==> flow/design.v <==
`timescale 1ns/1ps
module solution (
    input clk,
    input rst,
    input row_valid,
    input [281:0] row_data,
    output reg [63:0] splitters_hit,
    output reg done
);
    localparam WIDTH = 141;
    localparam HEIGHT = 142;
    localparam ROW_BITS = 282;
    reg [31:0] y;
    reg [WIDTH-1:0] active_mask;
    reg [ROW_BITS-1:0] current_row_data;
    wire [WIDTH-1:0] next_active;
    wire [15:0]      row_hit_count;  
    genvar i;
    wire [WIDTH-1:0] effective_active;
    wire [WIDTH-1:0] is_split;
    wire [WIDTH-1:0] beam_throwing_left;  
    wire [WIDTH-1:0] beam_throwing_right;  
    wire [WIDTH-1:0] beam_passing_down;    
    generate
        for (i=0; i<WIDTH; i=i+1) begin : cells
            wire [1:0] code = current_row_data[2*i+1 : 2*i];
            assign is_split[i] = (code == 2'd1);
            wire is_source = (code == 2'd2);
            assign effective_active[i] = active_mask[i] | is_source;
            assign beam_throwing_left[i]  = effective_active[i] & is_split[i];
            assign beam_throwing_right[i] = effective_active[i] & is_split[i];
            assign beam_passing_down[i]   = effective_active[i] & (~is_split[i]);
        end
    endgenerate
    generate
        for (i=0; i<WIDTH; i=i+1) begin : routing
            wire from_left;
            wire from_right;
            wire from_up;
            if (i == 0) assign from_left = 0;
            else assign from_left = beam_throwing_right[i-1];  
            if (i == WIDTH-1) assign from_right = 0;
            else assign from_right = beam_throwing_left[i+1];  
            assign from_up = beam_passing_down[i];
            assign next_active[i] = from_left | from_right | from_up;
        end
    endgenerate
    reg [15:0] pop_count;
    integer k;
    always @(*) begin
        pop_count = 0;
        for (k=0; k<WIDTH; k=k+1) begin
            if (effective_active[k] && is_split[k]) begin
                pop_count = pop_count + 1;
            end
        end
    end
    always @(posedge clk) begin
        if (rst) begin
            y <= 0;
            active_mask <= 0;
            splitters_hit <= 0;
            done <= 0;
        end else begin
            if (!done && row_valid) begin
                splitters_hit <= splitters_hit + pop_count;
                active_mask <= next_active;
                if (y == HEIGHT - 1) begin
                    done <= 1;
                end else begin
                    y <= y + 1;
                end
            end
        end
    end
    always @(*) begin
        current_row_data = row_data;
    end
endmodule
## From RTL to reports: solution

What the tools print for solution, step after step.
Lines are those of the file above, counted from 1.
Library cell names are shortened.
The mark n/a stands for no value.

- Top: solution
- Clock port: clk
- Cell library: sky130hd
- Library corner: tt_025C_1v80

## After elaboration

Yosys after proc, flatten, opt, wreduce and memory -nomap, before mapping. Enables and synchronous resets that opt folds into registers are not counted as muxes. Memory bits, and registers merged into a memory's read port (data or address), are not among the register bits. Print and check cells are not counted. Equal cells are merged and count once.

- Elaborated cells: 1,560
- Latch bits: 0
- Bits in read-only memories: 0
- Flip-flop bits (word level): 238
- Memories: 0
- Memory bits (writable): 0
- Clocked read ports x word width: 0
- Output and inout port bits: 65

- $lt $le $gt $ge: 0
- $add $sub $neg: 142
- Divide/modulo/power cells: 0
- Bitwise gates (word level): 845
- Multiply operators: 0
- Reduce/logical cells: 145
- Mux-type cells: 141
- Shifts and indexed selects: 0
- Equal/unequal tests: 283

Operator list:

| cell | number |
|---|---|
| 16-bit by 1-bit adder with 16-bit output with constant B | 140 |
| 16-bit two-way mux | 140 |
| 1-bit bitwise OR | 421 |
| 1-bit AND | 282 |
| 2-bit by 1-bit == test with 1-bit output with constant B | 141 |
| 2-bit == test with constant B | 141 |
| 1-bit logical AND | 142 |
| 1-bit NOT | 142 |
| 64-bit by 16-bit adder with 64-bit output | 1 |
| 32-bit by 1-bit adder with 32-bit output with constant B | 1 |
| 32-bit by 8-bit == test with 1-bit output with constant B | 1 |
| 2-bit AND reduction | 2 |
| 1-bit logical NOT | 1 |
| 1-bit two-way mux | 1 |

## Logic depth

Longest topological path by Yosys (ltp), each cell counted once; first at word level (registers and memories cut), then after technology mapping (sequential cells cut; the memories' decode and read muxes count).

- Depth after elaboration: 285
- ABC_AREA: 0
- Mapped depth: 471

## Netlist

Yosys stat after the flow's synthesis: flattened, memories mapped to cells. It holds for the ABC_AREA given above (unset counts as 0); a run with the other value may have another netlist.

Cell types:

| cell type | number |
|---|---|
| xnor2_1 | 893 |
| dfxtp_1 | 238 |
| xor2_1 | 421 |
| nor2_1 | 958 |
| nand2_1 | 850 |
| xnor3_1 | 134 |
| ha_1 | 160 |
| a21oi_1 | 326 |
| o21ai_0 | 295 |
| nor2b_1 | 223 |
| nand3_1 | 266 |
| a311oi_1 | 136 |
| nand3b_1 | 152 |
| nor3_1 | 219 |
| inv_1 | 290 |
| mux2i_1 | 109 |
| nand2b_1 | 171 |
| xnor2_2 | 62 |

Other cell types: 133; their cells: 2066.

- Standard cells after synthesis: 7,969
- Flip-flop cells: 238
- Synthesis area: 58,036.9 um^2
- Sequential area: 4,764.6 um^2

## Path before layout

Path of least setup slack by OpenSTA after synthesis, without wires, with an ideal clock, recovery checks aside; 20% of the period is set as input and as output delay. Where synthesis merged equal registers, the netlist keeps one of their names.

- Kind: input-to-reg
- Start point: input port row_data[3]
- End point: register splitters_hit[58]
- Period: 100,000 ps
- Setup time: 128 ps
- Arrival time: 100,190 ps
- Path slack: -317 ps
- Stages on the path: 454
- Time at the first pin: 20,000 ps
- Path delay: 80,318 ps
- Synthesis period reached: 100,317 ps

"path delay" = arrival - input delay + setup time.
"stages on the path" counts driving pins, that of a launching flip-flop among them; a cell with two outputs on the path counts twice.
"synthesis period reached" is the clock period less the worst setup slack; recovery checks do not enter. This is arithmetic on one report: input and output delays are still those of the set period (20% each).
The rows between start and end are the longest chain of elaborated cells between them; the timing report does not say that the signal goes this way. Where chains are equally long, one stands for them.
Each line given opens the expression or statement behind the cell; cells for indexed reads and writes are added by Yosys, which also makes memories of some case tables.

- Cells stage by stage: nand3b_1 ha_1 inv_1 xnor3_2 ha_1 nor4bb_1 a21oi_1 ha_1 nor4bb_1 a21o_1 a31oi_1 xnor2_1 a21oi_1 ha_1 or4bb_1 o311ai_1 a22oi_1 ha_1 [418 not listed] nand3b_1 nand2_1 xor2_1 or3_1 or3_1 a21oi_1 xnor3_1 ha_1 o21ai_0 a21oi_1 nand4_1 nor3_1 and3_1 clkbuf_1 nor2b_1 nand4_1 xor2_1 nor2_1
- Cells in the longest elaborated chain: 283

Ends and longest elaborated chain, after synthesis:

| element | line | RTL |
|---|---|---|
| from (decl) | 6 | `input [281:0] row_data,` |
| 2-bit == test | 28 | `wire is_source = (code == 2'd2);` |
| 1-bit bitwise OR | 29 | `assign effective_active[i] = active_mask[i] \| is_source;` |
| 1-bit logical AND | 53 | `if (effective_active[k] && is_split[k]) begin` |
| 16-bit two-way mux | 53 |  |
| 16-bit by 1-bit adder with 16-bit output | 54 | `pop_count = pop_count + 1;` |
| 16-bit two-way mux | 53 |  |
| 16-bit by 1-bit adder with 16-bit output | 54 |  |
| [269 not listed] | n/a |  |
| 16-bit by 1-bit adder with 16-bit output | 54 |  |
| 16-bit two-way mux | 53 |  |
| 16-bit by 1-bit adder with 16-bit output | 54 |  |
| 16-bit two-way mux | 53 |  |
| 16-bit by 1-bit adder with 16-bit output | 54 |  |
| 16-bit two-way mux | 53 |  |
| 64-bit by 16-bit adder with 64-bit output | 66 | `splitters_hit <= splitters_hit + pop_count;` |
| to (assign) | 62 | `splitters_hit <= 0;` |
| to (assign) | 66 |  |
| to (decl) | 7 | `output reg [63:0] splitters_hit,` |

## Worst path after layout

From the final timing report of flow run 1: the path of least setup slack in the routed layout; clock arrival at registers is part of the times.
The path's times are printed in steps of 10 ps; the period is the one set.

- Kind: input-to-reg
- Start point: input port row_data[2]
- End point: register splitters_hit[53]
- Period: 96,900 ps
- Arrival time: 94,000 ps
- Path slack: 3,440 ps
- Stages on the path: 463
- Time at the first pin: 19,380 ps
- Setup time: 80 ps

The rows between start and end are the longest chain of elaborated cells between them; the timing report does not say that the signal goes this way. Where chains are equally long, one stands for them.

- Cells stage by stage: clkdlybuf4s50_1 nand3b_1 ha_4 xnor2_4 xor2_1 nand2_1 nand2_1 ha_1 nor4bb_2 a21oi_1 ha_1 nor4bb_4 a21o_1 a31oi_1 xnor2_1 a21oi_1 ha_1 or4bb_1 [427 not listed] xnor2_1 nand3b_1 or3_4 or3_4 a21oi_2 xnor3_2 ha_4 inv_1 o21ai_2 buf_6 and3_4 nand3_2 buf_12 nor3_4 nand3_2 buf_4 or3_1 a21oi_1
- Cells in the longest elaborated chain: 283

Ends and longest elaborated chain, after layout:

| element | line | RTL |
|---|---|---|
| from (decl) | 6 | `input [281:0] row_data,` |
| 2-bit == test | 28 | `wire is_source = (code == 2'd2);` |
| 1-bit bitwise OR | 29 | `assign effective_active[i] = active_mask[i] \| is_source;` |
| 1-bit logical AND | 53 | `if (effective_active[k] && is_split[k]) begin` |
| 16-bit two-way mux | 53 |  |
| 16-bit by 1-bit adder with 16-bit output | 54 | `pop_count = pop_count + 1;` |
| 16-bit two-way mux | 53 |  |
| 16-bit by 1-bit adder with 16-bit output | 54 |  |
| [269 not listed] | n/a |  |
| 16-bit by 1-bit adder with 16-bit output | 54 |  |
| 16-bit two-way mux | 53 |  |
| 16-bit by 1-bit adder with 16-bit output | 54 |  |
| 16-bit two-way mux | 53 |  |
| 16-bit by 1-bit adder with 16-bit output | 54 |  |
| 16-bit two-way mux | 53 |  |
| 64-bit by 16-bit adder with 64-bit output | 66 | `splitters_hit <= splitters_hit + pop_count;` |
| to (assign) | 62 | `splitters_hit <= 0;` |
| to (assign) | 66 |  |
| to (decl) | 7 | `output reg [63:0] splitters_hit,` |

# Flow runs of solution

6 stored runs of solution in the flow (synthesis by Yosys, layout by OpenROAD, sky130hd cells), in arbitrary order. Constraints: input delay and output delay 20% of the set period each, output load 0.01 pF.
"clock period reached" = clock period - worst setup slack. The figure is calculated, with input and output delays left at 20% of the set period.
"allowed time less slack (worst setup path)" = time allowed to the worst setup path (clock period - input delay - output delay, where it has them) - its slack; a late launch clock adds to it, a late capture clock takes from it.
"power consumption" rests on the timing tool's default activity at the inputs, not on a simulated workload.
"allowed time less slack (worst setup path)" is known to 10 ps.
Settings: . = not set for that run.

| item | flow run 1 | flow run 2 | flow run 3 | flow run 4 | flow run 5 | flow run 6 |
|---|---|---|---|---|---|---|
| CORE_UTILIZATION | 17 | 40 | 37 | 40 | 60 | 40 |
| period_ns | 96.9 | 96.9 | 149.0 | 96.9 | 159.0 | 100.0 |
| CAP_MARGIN | 20 | 20 | 20 | 20 | 40 | 20 |
| CORE_MARGIN | 2 | 2 | 2 | 2 | 2 | 2 |
| SLEW_MARGIN | 20 | 20 | 20 | 20 | 20 | 20 |
| ABC_AREA | . | . | 1 | . | 0 | . |
| CELL_PAD_IN_SITES_DETAIL_PLACEMENT | . | . | 1 | . | . | . |
| CORE_ASPECT_RATIO | . | . | 1.63 | . | 1.05 | . |
| MAX_ROUTING_LAYER | . | . | met4 | . | . | . |
| SETUP_SLACK_MARGIN | . | . | . | -2.0 | . | . |
| PLACE_DENSITY | . | . | . | . | 0.82 | . |
| power consumption (mW) | 1.062 | 1.044 | 0.6028 | 1.009 | 0.5042 | 0.9401 |
| post-route setup TNS (ps) | 0 | 0 | 0 | 0 | 0 | 0 |
| worst-case hold slack (ps) | 485 | 480 | 482 | 481 | 476 | 479 |
| area inside the die boundary (um^2) | 346,085.0 | 148,156.0 | 156,649.0 | 148,156.0 | 99,232.0 | 148,156.0 |
| final design utilization (%) | 21.9 | 49.2 | 41.9 | 49.2 | 66.5 | 47.7 |
| post-synthesis cell area (um^2) | 58,036.9 | 58,036.9 | 56,759.4 | 58,036.9 | 58,036.9 | 58,036.9 |
| clock period reached (ps) | 93,458 | 93,042 | 126,209 | 94,674 | 122,876 | 95,636 |
| setup slack of the critical path (ps) | 3,442 | 3,858 | 22,791 | 2,226 | 36,124 | 4,364 |
| standard-cell area after routing (um^2) | 74,487.7 | 70,817.9 | 63,897.5 | 70,764.1 | 63,636.0 | 68,540.7 |
| allowed time less slack (worst setup path) (ps) | 74,080 | 73,660 | 96,410 | 75,290 | 91,080 | 75,640 |
| worst setup path type | input-to-reg | input-to-reg | input-to-reg | input-to-reg | input-to-reg | input-to-reg |
